==> flow/design.v <==
`timescale 1ns / 1ps
module mul_ctrl
#(  parameter 					r = 10163,
	parameter					G_DAT_DEP = 159,
	parameter                   G_ADDR_W = 8,
    parameter                   G_DAT_W = 64,
    parameter                   H_ADDR_W = 7,
    parameter                   H_DAT_W = 14,
    parameter					H_DAT_DEP = 71)
(
	input						clk,
	input 						rst_b,
	input 						start,
	output reg 					done,
	output reg [G_ADDR_W-1:0]	g_addra,
	output reg 					g_wea,
	output reg [G_DAT_W-1:0]	g_douta,
	input      [G_DAT_W-1:0]	g_dina, 
	output reg [G_ADDR_W-1:0]	g_addrb,
	output reg 					g_web,
	output reg [G_DAT_W-1:0]	g_doutb,
	input      [G_DAT_W-1:0]	g_dinb,
	output reg [H_ADDR_W-1:0]	h_addra,
	output reg 					h_wea,
	output reg [H_DAT_W-1:0]	h_douta,
	input      [H_DAT_W-1:0]	h_dina, 
	output reg [G_ADDR_W-1:0]	f_addra,
	output reg 					f_wea,
	output reg [G_DAT_W-1:0]	f_douta,
	input      [G_DAT_W-1:0]	f_dina
    );
wire [H_DAT_W-1:0] h_dina_inv;
wire [5:0] offset, offset2;
wire [G_DAT_W-7:0] base;
reg [3:0] cnt;
reg h_flag;
reg [5:0] offset_reg,offset_reg2;
reg [2*G_DAT_W-1:0] rotate;
reg g_rd_done;
reg ld_done;
reg rot_done;
reg [1:0] f_wr_done;
parameter 		INIT = 3'd0,  
				READ_H = 3'd1,  
				READ_G = 3'd2,  
				LOAD = 3'd3,  
				ROTATE = 3'd4,
				ADD = 3'd5,
				WRITE_F = 3'd6;
reg    [2:0]   state, next_state;
always @ (posedge clk)
	  if (!rst_b)            
			state <= INIT;        
	  else                  
			state <= next_state; 
always @(*) begin
    case (state)
        INIT: 
            if (start)
                next_state = READ_H;
            else
                next_state = INIT;  
        READ_H:
        	if (cnt == 2)
                next_state = READ_G;  
            else 
            	next_state = READ_H;          
        READ_G:
        	if (g_rd_done)
        		next_state = LOAD;
        	else 
        		next_state = READ_G;	
        LOAD:	
        	if (ld_done)
        		next_state = ROTATE;
        	else 
        		next_state = LOAD;
        ROTATE:
        	if (rot_done)
        		next_state = ADD;
        	else 
        		next_state = ROTATE;
        ADD:
        	next_state = WRITE_F;
        WRITE_F:
        	if (done)
        		next_state = INIT;
        	else if (h_flag)
        		next_state = READ_H;	
        	else 
        		next_state = ROTATE;
        default:
            next_state = INIT;        
    endcase
end
always @(posedge clk) begin
	case (state)
		INIT: begin
			done <= 0;
			g_rd_done <= 0;
			ld_done <= 0;
			rot_done <= 0;
			f_wr_done <= 0;
			h_flag <= 0;
			cnt <= 0;
			offset_reg <= 0;
			offset_reg2 <= 0;
			rotate <= {2*G_DAT_W{1'b0}};
			g_addra <= 0;
			g_wea <= 0;
			g_douta <= {G_DAT_W{1'b0}};
			g_addrb <= 0;
			g_web <= 0;
			g_doutb <= {G_DAT_W{1'b0}};	
			h_addra <= 0;
			h_wea <= 0;
			h_douta <= {H_DAT_W{1'b0}};
			f_addra <= 0;
			f_wea <= 0;
			f_douta <= {G_DAT_W{1'b0}};
		end
		READ_H: begin
			done <= 0;
			g_rd_done <= 0;
			ld_done <= 0;
			rot_done <= 0;
			f_wr_done <= 0;
			h_flag <= 0;
			if (cnt != 2)
				cnt <= cnt + 1;
			else 
				cnt <= 0;	
			offset_reg <= offset_reg;
			offset_reg2 <= offset_reg2;
			rotate <= {2*G_DAT_W{1'b0}};
			g_addra <= 0;
			g_wea <= 0;
			g_douta <= {G_DAT_W{1'b0}};
			g_addrb <= 0;
			g_web <= 0;
			g_doutb <= {G_DAT_W{1'b0}};	
			h_addra <= h_addra;
			h_wea <= 0;
			h_douta <= {H_DAT_W{1'b0}};
			f_addra <= 0;
			f_wea <= 0;
			f_douta <= {G_DAT_W{1'b0}};			
		end
		READ_G: begin
			done <= 0;
			rot_done <= 0;
			f_wr_done <= 0;
			h_flag <= 0;
			if (!g_rd_done)
				cnt <= cnt + 1'd1;
			else 
				cnt <= 0;	
			offset_reg <= offset;
			offset_reg2 <= offset;
			rotate <= {2*G_DAT_W{1'b0}};
			if (base == G_DAT_DEP - 2 && cnt == 0 && offset_reg > 50) begin  
				g_addra <= base;
				g_addrb <= base + 1'd1;
				g_rd_done <= 0;
				ld_done <= 0;
			end
			else if (base == G_DAT_DEP - 2 && cnt == 1 && offset_reg > 50) begin  
				g_addra <= base + 1'd1;
				g_addrb <= 0;
				g_rd_done <= 1;
				ld_done <= 0;
			end
			else  if (cnt == 0) begin
				g_addra <= base;
				g_addrb <= base == G_DAT_DEP - 1 ? 0 : base + 1'd1;
				g_rd_done <= 0;
				ld_done <= 0;
			end
			else begin
				g_addra <= base;
				g_addrb <= base == G_DAT_DEP - 1 ? 0 : base + 1'd1;
				g_rd_done <= 1;
				ld_done <= 0;
			end
			g_wea <= 0;
			g_douta <= {G_DAT_W{1'b0}};
			g_web <= 0;
			g_doutb <= {G_DAT_W{1'b0}};	
			h_addra <= h_addra;
			h_wea <= 0;
			h_douta <= {H_DAT_W{1'b0}};
			f_addra <= 0;
			f_wea <= 0;
			f_douta <= {G_DAT_W{1'b0}};			
		end
		LOAD: begin
			done <= 0;
			g_rd_done <= 0;
			rot_done <= 0;
			f_wr_done <= 0;
			h_flag <= 0;
			if (ld_done)
				offset_reg <= g_addra == 0 ? offset2 : offset;
			else 
				offset_reg <= offset_reg;	
			offset_reg2 <= offset_reg2;
			if (ld_done)
				cnt <= 0;
			else 
				cnt <= cnt + 1'b1;	
			if (base == G_DAT_DEP - 2 && cnt == 0 && offset_reg > 50) begin
				rotate <= {g_dina,g_dinb[G_DAT_W-1:G_DAT_W-51],13'd0};
				ld_done <= 1;
			end
			else if (base == G_DAT_DEP - 2 && cnt == 1 && offset_reg > 50) begin
				rotate <= {rotate[2*G_DAT_W-1:2*G_DAT_W-115],g_dinb[G_DAT_W-1:G_DAT_W-13]};
				ld_done <= 0;	
			end	
			else if (base == G_DAT_DEP - 1) begin
				rotate <= {g_dina[G_DAT_W-1:G_DAT_W-51],g_dinb,13'b0};
				ld_done <= 1;
			end
			else begin
				rotate <= {g_dina,g_dinb};
				ld_done <= 1;
			end
			if (cnt == 0) begin
				h_addra <= h_addra;	
				g_addra <= g_addra != G_DAT_DEP - 1 ? g_addra + 1'd1 : 0;
				g_addrb <= g_addrb != G_DAT_DEP - 1 ? g_addrb + 1'd1 : 0;
			end
			else begin
				h_addra <= h_addra;
				g_addra <= g_addra;
				g_addrb <= g_addrb;
			end
			g_wea <= 0;
			g_douta <= {G_DAT_W{1'b0}};
			g_web <= 0;
			g_doutb <= {G_DAT_W{1'b0}};	
			h_wea <= 0;
			h_douta <= {H_DAT_W{1'b0}};
			f_addra <= 0;
			f_wea <= 0;
			f_douta <= {G_DAT_W{1'b0}};
		end
		ROTATE: begin
			done <= 0;
			g_rd_done <= 0;
			ld_done <= 0;
			f_wr_done <= 0;
			h_flag <= h_flag;
			if (cnt == 5)
				cnt <= 0;
			else	
				cnt <= cnt + 1;
			if (cnt == 4)
				rot_done <= 1;
			else 
				rot_done <= 0;	
			if (cnt == 0 && offset_reg2[0])
				rotate <= {rotate[2*G_DAT_W-2:0],1'b0};
			else if (cnt == 1 && offset_reg2[1])
				rotate <= {rotate[2*G_DAT_W-3:0],2'b0};
			else if (cnt == 2 && offset_reg2[2])
				rotate <= {rotate[2*G_DAT_W-5:0],4'b0};
			else if (cnt == 3 && offset_reg2[3])
				rotate <= {rotate[2*G_DAT_W-9:0],8'b0};
			else if (cnt == 4 && offset_reg2[4])
				rotate <= {rotate[2*G_DAT_W-17:0],16'b0};
			else if (cnt == 5 && offset_reg2[5])
				rotate <= {rotate[2*G_DAT_W-33:0],32'b0};
			else 
				rotate <= rotate;	
			g_wea <= 0;
			g_douta <= {G_DAT_W{1'b0}};			
			g_web <= 0;
			g_doutb <= {G_DAT_W{1'b0}};	
			if (cnt == 2 && h_flag) begin  
				h_addra <= h_addra;
				g_addra <= base;
				g_addrb <= base + 1'd1 == G_DAT_DEP ? 0 : base + 1'd1;
				offset_reg <= offset; 
				offset_reg2 <= offset_reg2;
			end
			else if (cnt == 3 && base == G_DAT_DEP - 2 && offset_reg > 50 && h_flag) begin  
				h_addra <= h_addra;
				g_addra <= base + 1'b1;
				g_addrb <= 0;
				offset_reg <= offset_reg;
				offset_reg2 <= offset_reg2;
			end
			else if (cnt == 3 && g_addra == G_DAT_DEP - 2 && offset_reg > 50) begin  
				h_addra <= h_addra;
				g_addra <= G_DAT_DEP - 1;
				g_addrb <= 0;
				offset_reg <= offset_reg;
				offset_reg2 <= offset_reg2;
			end
			else begin
				h_addra <= h_addra;
				g_addra <= g_addra;
				g_addrb <= g_addrb;
				offset_reg <= offset_reg;
				offset_reg2 <= offset_reg2;
			end
			h_wea <= 0;
			h_douta <= {H_DAT_W{1'b0}};
			f_addra <= f_addra;
			f_wea <= 0;
			f_douta <= {G_DAT_W{1'b0}};	
		end
		ADD: begin
			if (h_addra == H_DAT_DEP-1'b1 && f_addra == G_DAT_DEP-1'b1) 
				done <= 1;
			else
				done <= 0;	
			g_rd_done <= 0;
			ld_done <= 0;
			rot_done <= 0;
			f_wr_done <= 0;	
			offset_reg <= offset_reg;
			offset_reg2 <= offset_reg2;
			cnt <= 0;
			if (g_addra == G_DAT_DEP-1 && offset_reg > 50)  
				rotate <= {g_dina,g_dinb[G_DAT_W-1:G_DAT_W-51],13'd0};
			else if (g_addra == G_DAT_DEP-1 && (offset_reg < 50 || offset_reg == 50))
				rotate <= {g_dina[G_DAT_W-1:G_DAT_W-51],g_dinb,13'd0};
			else 	
				rotate <= {g_dina,g_dinb};	
			g_addra <= g_addra;
			g_wea <= 0;
			g_douta <= {G_DAT_W{1'b0}};
			g_addrb <= g_addrb;
			g_web <= 0;
			g_doutb <= {G_DAT_W{1'b0}};	
			h_wea <= 0;
			h_douta <= {H_DAT_W{1'b0}};
			if (f_addra == G_DAT_DEP-1) begin
				h_addra <= h_addra + 1;
				h_flag <= 1;  
			end				
			else begin
				h_addra <= h_addra;	
				h_flag <= 0;
			end
			f_addra <= f_addra;
			f_wea <= 1;
			f_douta <= f_addra != G_DAT_DEP-1 ? f_dina ^ rotate[2*G_DAT_W-1:2*G_DAT_W-G_DAT_W] : {f_dina[G_DAT_W-1:G_DAT_W-51] ^ rotate[2*G_DAT_W-1:2*G_DAT_W-51],13'b0};
		end
		WRITE_F: begin	
			done <= 0;	
			g_rd_done <= 0;
			ld_done <= 0;
			rot_done <= 0;
			f_wr_done <= 0;
			if (g_addra == G_DAT_DEP-1) begin
				offset_reg <= offset2;	
				offset_reg2 <= offset_reg;			
			end
			else begin
				offset_reg <= offset_reg;
				offset_reg2 <= offset_reg;
			end	
			cnt <= 0;			
			if (g_addra == G_DAT_DEP-1 && offset_reg > 50) 
				rotate <= {rotate[2*G_DAT_W-1:2*G_DAT_W-115],g_dinb[G_DAT_W-1:G_DAT_W-13]};
			else 
				rotate <= rotate;	
			g_addra <= g_addra != G_DAT_DEP - 1 ? g_addra + 1'd1 : 0;
			g_wea <= 0;
			g_douta <= {G_DAT_W{1'b0}};
			g_addrb <= g_addrb != G_DAT_DEP - 1 ? g_addrb + 1'd1 : 0;
			g_web <= 0;
			g_doutb <= {G_DAT_W{1'b0}};	
			h_wea <= 0;
			h_addra <= h_addra;	
			h_douta <= {H_DAT_W{1'b0}};
			h_flag <= h_flag;
			if (f_addra != G_DAT_DEP-1)
				f_addra <= f_addra + 1'b1;
			else 
				f_addra <= 0;	
			f_wea <= 0;
			f_douta <= {G_DAT_W{1'b0}};	
		end
	endcase
end
assign h_dina_inv = h_dina == 0 ? 0 : r - h_dina;
assign base = h_dina_inv[H_DAT_W-1:6];
assign offset = h_dina_inv[5:0];
assign offset2 = offset > 50 ? offset-51 : offset+13; 
endmodule
`timescale 1ns / 1ps
module bike_mul
#(  parameter               G_ADDR_W = 8,
    parameter               G_DAT_W = 64,
    parameter               H_ADDR_W = 7,
    parameter               H_DAT_W = 14
    )
(
    input                   clk,
    input                   rst_b,
    input                   start,
    output reg              done,
    output reg [G_ADDR_W-1:0] g_addra,
    input      [G_DAT_W-1:0]  g_douta,
    output reg [G_ADDR_W-1:0] g_addrb,
    input      [G_DAT_W-1:0]  g_doutb,
    output reg [H_ADDR_W-1:0] h_addra,
    input      [H_DAT_W-1:0]  h_douta,
    output reg                f_wea,
    output reg [G_ADDR_W-1:0] f_addra,
    output reg [G_DAT_W-1:0]  f_dina,
    input      [G_DAT_W-1:0]  f_douta
    );
wire                    mul_done;
wire                    mul_g_wea, mul_g_web;
wire [G_ADDR_W-1:0]     mul_g_addra, mul_g_addrb;
wire [G_DAT_W-1:0]      mul_g_douta, mul_g_doutb;
wire                    mul_h_wea;
wire [H_ADDR_W-1:0]     mul_h_addra;
wire [H_DAT_W-1:0]      mul_h_douta;
wire                    mul_f_wea;
wire [G_ADDR_W-1:0]     mul_f_addra;
wire [G_DAT_W-1:0]      mul_f_douta;
mul_ctrl mul0_ctrl (
    .clk                    (clk),
    .rst_b                  (rst_b),
    .start                  (start),
    .done                   (mul_done),
    .g_addra                (mul_g_addra),
    .g_wea                  (mul_g_wea),
    .g_douta                (mul_g_douta),
    .g_dina                 (g_douta),
    .g_addrb                (mul_g_addrb),
    .g_web                  (mul_g_web),
    .g_doutb                (mul_g_doutb),
    .g_dinb                 (g_doutb),
    .h_addra                (mul_h_addra),
    .h_wea                  (mul_h_wea),
    .h_douta                (mul_h_douta),
    .h_dina                 (h_douta),
    .f_addra                (mul_f_addra),
    .f_wea                  (mul_f_wea),
    .f_douta                (mul_f_douta),
    .f_dina                 (f_douta)
    );
always @(posedge clk) begin
    if (!rst_b) begin
        done    <= 1'b0;
        g_addra <= 0;
        g_addrb <= 0;
        h_addra <= 0;
        f_wea   <= 1'b0;
        f_addra <= 0;
        f_dina  <= 0;
    end
    else begin
        done    <= mul_done;
        g_addra <= mul_g_addra;
        g_addrb <= mul_g_addrb;
        h_addra <= mul_h_addra;
        f_wea   <= mul_f_wea;
        f_addra <= mul_f_addra;
        f_dina  <= mul_f_douta;
    end
end
endmodule
Reports on bike_mul
The steps from the RTL of bike_mul to its reports follow in flow order. Lines are those of the file above, counted from 1. Operators carry their Yosys type and port widths (W data, S select, Z words). Not given: --

Top: bike_mul. Clock input: clk. Standard-cell library: sky130hd. Corner: tt_025C_1v80.

Word level
Counts by Yosys on the flattened word-level netlist (proc, flatten, opt, wreduce; memories kept). Register bits leave out memories and registers merged into their read ports (data or address). Print and check cells are left out.

Register bits: 345. For input bits the number is 209. Under output and inout bits stands 97. The entry for elaborated cells reads 194.

Under add/sub/neg operators stands 10. The figure for $lt $le $gt $ge is 3. Under equal/unequal tests stands 32. Muxes and demuxes: 72. The entry for bitwise gates (word level) reads 3. Reduce/logical cells: 50.

Operators with widths (number): $mux W128 (8); $pmux W128 S5 (1); $mux W77 (3); $mux W8 (17); $pmux W64 S2 (1); $pmux W8 S5 (2); $xor A64 B64 Y64 (1); $mux W64 (1); $xor A51 B51 Y51 (1); $eq A8 B8 Y1 const B (5); $pmux W6 S5 (1); $mux W6 (5); $reduce_or A6 Y1 (4); $add A8 B1 Y8 const B (3); $ne A8 B8 Y1 const B (3); $pmux W3 S7 (1); $reduce_bool A5 Y1 (4); $pmux W4 S5 (1); $logic_and A1 B1 Y1 (19); $pmux W6 S3 (1); $pmux W8 S2 (1); $mux W4 (4); $sub A14 B14 Y14 const A (1); $logic_not A14 Y1 (1); $reduce_bool A2 Y1 (7); $pmux W7 S2 (1); $mux W14 (1); $mux W13 (1).

Other operator kinds: 39; their cells: 71.

Depth
Longest topological path by Yosys (ltp), each cell counted once; first at word level (registers and memories cut), then after technology mapping (sequential cells cut; the memories' decode and read muxes count).

Under depth in word-level cells stands 9. ABC_AREA: 0. Under depth in mapped cells stands 16. The entry for gate-level depth less buffers reads 12.

Netlist
Source: synth_stat.txt of the flow (Yosys; design flattened, memories mapped). It holds for the ABC_AREA given above (unset counts as 0); a run with the other value may have another netlist.

Cell types: sky130_fd_sc_hd__edfxtp_1 (number 245, area in all 7.36E+03 µm²); sky130_fd_sc_hd__dfxtp_1 (number 104, area in all 2.08E+03 µm²); sky130_fd_sc_hd__nand2_1 (number 402, area in all 1.51E+03 µm²); sky130_fd_sc_hd__nand3_1 (number 204, area in all 1.02E+03 µm²); sky130_fd_sc_hd__a21oi_1 (number 184, area in all 920.883 µm²); sky130_fd_sc_hd__o21ai_0 (number 163, area in all 815.782 µm²); sky130_fd_sc_hd__clkbuf_1 (number 209, area in all 784.502 µm²); sky130_fd_sc_hd__o211ai_1 (number 99, area in all 743.213 µm²); sky130_fd_sc_hd__xnor2_1 (number 83, area in all 726.947 µm²); sky130_fd_sc_hd__and2_1 (number 105, area in all 656.88 µm²); sky130_fd_sc_hd__a222oi_1 (number 61, area in all 610.586 µm²); sky130_fd_sc_hd__mux2_2 (number 49, area in all 551.779 µm²); sky130_fd_sc_hd__nor2_1 (number 141, area in all 529.258 µm²); sky130_fd_sc_hd__o2111ai_1 (number 52, area in all 455.437 µm²); sky130_fd_sc_hd__mux2i_1 (number 28, area in all 280.269 µm²); sky130_fd_sc_hd__ha_1 (number 21, area in all 262.752 µm²); sky130_fd_sc_hd__a221oi_1 (number 22, area in all 192.685 µm²); sky130_fd_sc_hd__a221o_1 (number 18, area in all 180.173 µm²).

Other cell types: 54; their cells: 278.

Under mapped cells stands 2468. The entry for synthesis area reads 21608.2 µm². Sequential part of the area: 9439.1 µm². The entry for flip-flops reads 349.

The figures by module come from a second, unflattened synthesis with its own total; it is not the netlist above.

Under cells (unflattened synthesis) stands 2386. Area total of the unflattened synthesis: 22650.5 µm².

Each row is one instance without its submodules.

By module: mul_ctrl (instances 1, cells 2182, area 20026.7 µm²); bike_mul (instances 1, cells 204, area 2623.8 µm²).

Worst setup path after synthesis
OpenSTA on the mapped netlist: ideal clock, no wires. The path of least setup slack (recovery checks aside). Input and output delay are each 20% of the period. Register names are those of the netlist, which keeps one name where synthesis merged equal registers.

Path kind: input -> register. From: input h_douta[2]. To: register mul0_ctrl.rotate[100]. For period the number is 8.0 ns. The entry for setup time reads 0.658 ns. Under arrival time stands 9.655 ns. Path slack: -2.313 ns. For path delay the number is 8.713 ns. For stages the number is 11. The entry for period reached after synthesis reads 10.313 ns.

"path delay" = arrival - input delay + setup time. "stages": output pins that drive a net of the path, with the launching flip-flop's if there is one; two outputs of one cell count as two. "period reached after synthesis" = period - worst setup slack (recovery checks aside). The figure is calculated, with input and output delays left at 20% of the set period. Between the ends stands the longest chain of elaborated cells between them, by number of cells; it is not shown to be the way that was timed. Of several equally long chains one is given. Each line given opens the expression or statement behind the cell; cells for indexed reads and writes are added by Yosys, which also makes memories of some case tables. At most two assigning lines are given for a register; there are more. Only ways into the end's enable, where the timed path ends, are counted here.

Path through: sky130_fd_sc_hd__buf_6 > sky130_fd_sc_hd__inv_1 > sky130_fd_sc_hd__ha_1 > sky130_fd_sc_hd__buf_2 > sky130_fd_sc_hd__nor4b_1 > sky130_fd_sc_hd__nand4_1 > sky130_fd_sc_hd__nand3_1 > sky130_fd_sc_hd__a21o_2 > sky130_fd_sc_hd__nor3_1 > sky130_fd_sc_hd__buf_2 > sky130_fd_sc_hd__a31oi_1. The entry for cells in the longest elaborated chain reads 7. For elaborated cells on any way between the ends the number is 10.

Ends and longest elaborated chain, post-synthesis: start: declaration (line 411) `input      [H_DAT_W-1:0]  h_douta,`; $sub A14 B14 Y14 (line 389) `assign h_dina_inv = h_dina == 0 ? 0 : r - h_dina;`; $mux W14 (line 389); $eq A8 B8 Y1 (line 215) `else if (base == G_DAT_DEP - 2 && cnt == 1 && offset_reg > 50) begin`; $logic_and A1 B1 Y1 x2 (line 215); $ne A3 B2 Y1; $reduce_and A4 Y1; end: assignment (line 212) `rotate <= {g_dina,g_dinb[G_DAT_W-1:G_DAT_W-51],13'd0};`; end: assignment (line 216) `rotate <= {rotate[2*G_DAT_W-1:2*G_DAT_W-115],g_dinb[G_DAT_W-1:G_DAT_W-13]};`; end: declaration (line 38) `reg [2*G_DAT_W-1:0] rotate;`.

Worst path after layout
From the final timing report of run 1: the path of least setup slack in the routed layout; clock arrival at registers is part of the times.

Path kind: input -> register. From: input h_douta[3]. To: register mul0_ctrl.rotate[75]. For period the number is 6.55 ns. The entry for setup time reads 0.23 ns. Under arrival time stands 5.93 ns. Path slack: 0.93 ns. For stages the number is 16.

Between the ends stands the longest chain of elaborated cells between them, by number of cells; it is not shown to be the way that was timed. Of several equally long chains one is given. At most two assigning lines are given for a register; there are more. Only ways into the end's enable, where the timed path ends, are counted here.

Path through: sky130_fd_sc_hd__clkdlybuf4s50_1 > sky130_fd_sc_hd__inv_1 > sky130_fd_sc_hd__ha_1 > sky130_fd_sc_hd__buf_2 > sky130_fd_sc_hd__nor4b_1 > sky130_fd_sc_hd__nand4_1 > sky130_fd_sc_hd__o21a_1 > sky130_fd_sc_hd__inv_1 > sky130_fd_sc_hd__ha_1 > sky130_fd_sc_hd__nand4_1 > sky130_fd_sc_hd__nor3_1 > sky130_fd_sc_hd__buf_2 > sky130_fd_sc_hd__a31oi_4 > sky130_fd_sc_hd__buf_16 > sky130_fd_sc_hd__buf_16 > sky130_fd_sc_hd__buf_16. The entry for cells in the longest elaborated chain reads 7. For elaborated cells on any way between the ends the number is 10.

Ends and longest elaborated chain, after layout: start: declaration (line 411) `input      [H_DAT_W-1:0]  h_douta,`; $sub A14 B14 Y14 (line 389) `assign h_dina_inv = h_dina == 0 ? 0 : r - h_dina;`; $mux W14 (line 389); $eq A8 B8 Y1 (line 215) `else if (base == G_DAT_DEP - 2 && cnt == 1 && offset_reg > 50) begin`; $logic_and A1 B1 Y1 x2 (line 215); $ne A3 B2 Y1; $reduce_and A4 Y1; end: assignment (line 212) `rotate <= {g_dina,g_dinb[G_DAT_W-1:G_DAT_W-51],13'd0};`; end: assignment (line 216) `rotate <= {rotate[2*G_DAT_W-1:2*G_DAT_W-115],g_dinb[G_DAT_W-1:G_DAT_W-13]};`; end: declaration (line 38) `reg [2*G_DAT_W-1:0] rotate;`.

FLOW RESULTS
============

Module bike_mul, platform sky130hd: 5 stored runs of the flow (Yosys, OpenROAD) with differing settings, in no particular order. Input and output delays are each 20% of the period that was set; the output load is 0.01 pF. By "clock period achieved" is meant the clock period of the run minus its worst setup slack. This is arithmetic on one report: input and output delays are still those of the set period (20% each). "time used up by the worst setup path" is the time allowed to the run's worst setup path (the clock period less input and output delay, where it has them) less its slack. Clock arrival times count: a late capture clock shortens it, a late launch clock lengthens it. By "total power of the final layout" is meant OpenSTA's value without simulated activity: inputs other than the clock are taken to toggle once in ten clock periods, and the tool carries that through the logic.

Run 1 has these settings: CORE_ASPECT_RATIO 1.56; CORE_UTILIZATION 40; CTS_CLUSTER_DIAMETER 222; GPL_TIMING_DRIVEN 0; PLACE_DENSITY 0.6; TNS_END_PERCENT 35; period_ns 6.55; CAP_MARGIN 20; CORE_MARGIN 2; SLEW_MARGIN 20. The synthesized cell area stands at 21,608.2 µm². The clock period achieved reads 5.616 ns. The total power of the final layout comes to 0.006317 W. For the worst setup slack after layout the run shows 0.934 ns. The measured worst hold slack in the final report is 0.446 ns. The overall die area stands at 55,941.1 µm². For the post-route utilization the run shows 50.5 %. The measured time used up by the worst setup path is 4.31 ns. Critical path type: input -> register. The total negative slack reads 0.000 ns. The standard-cell area after routing comes to 26,969.6 µm².

Run 2 has these settings: ABC_AREA 1; CELL_PAD_IN_SITES_GLOBAL_PLACEMENT 3; CORE_ASPECT_RATIO 0.95; CORE_MARGIN 5; CTS_CLUSTER_DIAMETER 144; CTS_CLUSTER_SIZE 14; GPL_ROUTABILITY_DRIVEN 0; GPL_TIMING_DRIVEN 0; TNS_END_PERCENT 50; period_ns 7.8; CAP_MARGIN 20; CORE_UTILIZATION 40; SLEW_MARGIN 20. Outcome: no final report: placement broke off with GPL-0301.

Run 3 has these settings: CORE_UTILIZATION 40; PLACE_DENSITY 0.6; period_ns 8.0; CAP_MARGIN 20; CORE_MARGIN 2; SLEW_MARGIN 20. The total negative slack reads 0.000 ns. For the post-route utilization the run shows 48.7 %. The measured worst hold slack in the final report is 0.444 ns. The total power of the final layout comes to 0.005079 W. The clock period achieved reads 6.208 ns. The synthesized cell area stands at 21,608.2 µm². For the worst setup slack after layout the run shows 1.792 ns. The standard-cell area after routing comes to 26,130.1 µm². The overall die area stands at 55,896.8 µm². The measured time used up by the worst setup path is 4.61 ns. Critical path type: input -> register.

Run 4 has these settings: CAP_MARGIN 40; CELL_PAD_IN_SITES_GLOBAL_PLACEMENT 1; CORE_MARGIN 4; CORE_UTILIZATION 68; CTS_CLUSTER_DIAMETER 399; CTS_CLUSTER_SIZE 70; MAX_ROUTING_LAYER met5; MIN_ROUTING_LAYER met2; TNS_END_PERCENT 5; period_ns 9.85; SLEW_MARGIN 20. Outcome: no final report: placement broke off with GPL-0301.

Run 5 has these settings: CORE_UTILIZATION 40; PLACE_DENSITY 0.6; SETUP_SLACK_MARGIN 1.68; period_ns 6.37; CAP_MARGIN 20; CORE_MARGIN 2; SLEW_MARGIN 20. For the post-route utilization the run shows 49.3 %. The standard-cell area after routing comes to 26,412.8 µm². The overall die area stands at 55,896.8 µm². The measured time used up by the worst setup path is 3.31 ns. Critical path type: input -> register. The total power of the final layout comes to 0.006548 W. For the worst setup slack after layout the run shows 1.785 ns. The total negative slack reads 0.000 ns. The clock period achieved reads 4.585 ns. The synthesized cell area stands at 21,608.2 µm². The measured worst hold slack in the final report is 0.446 ns.
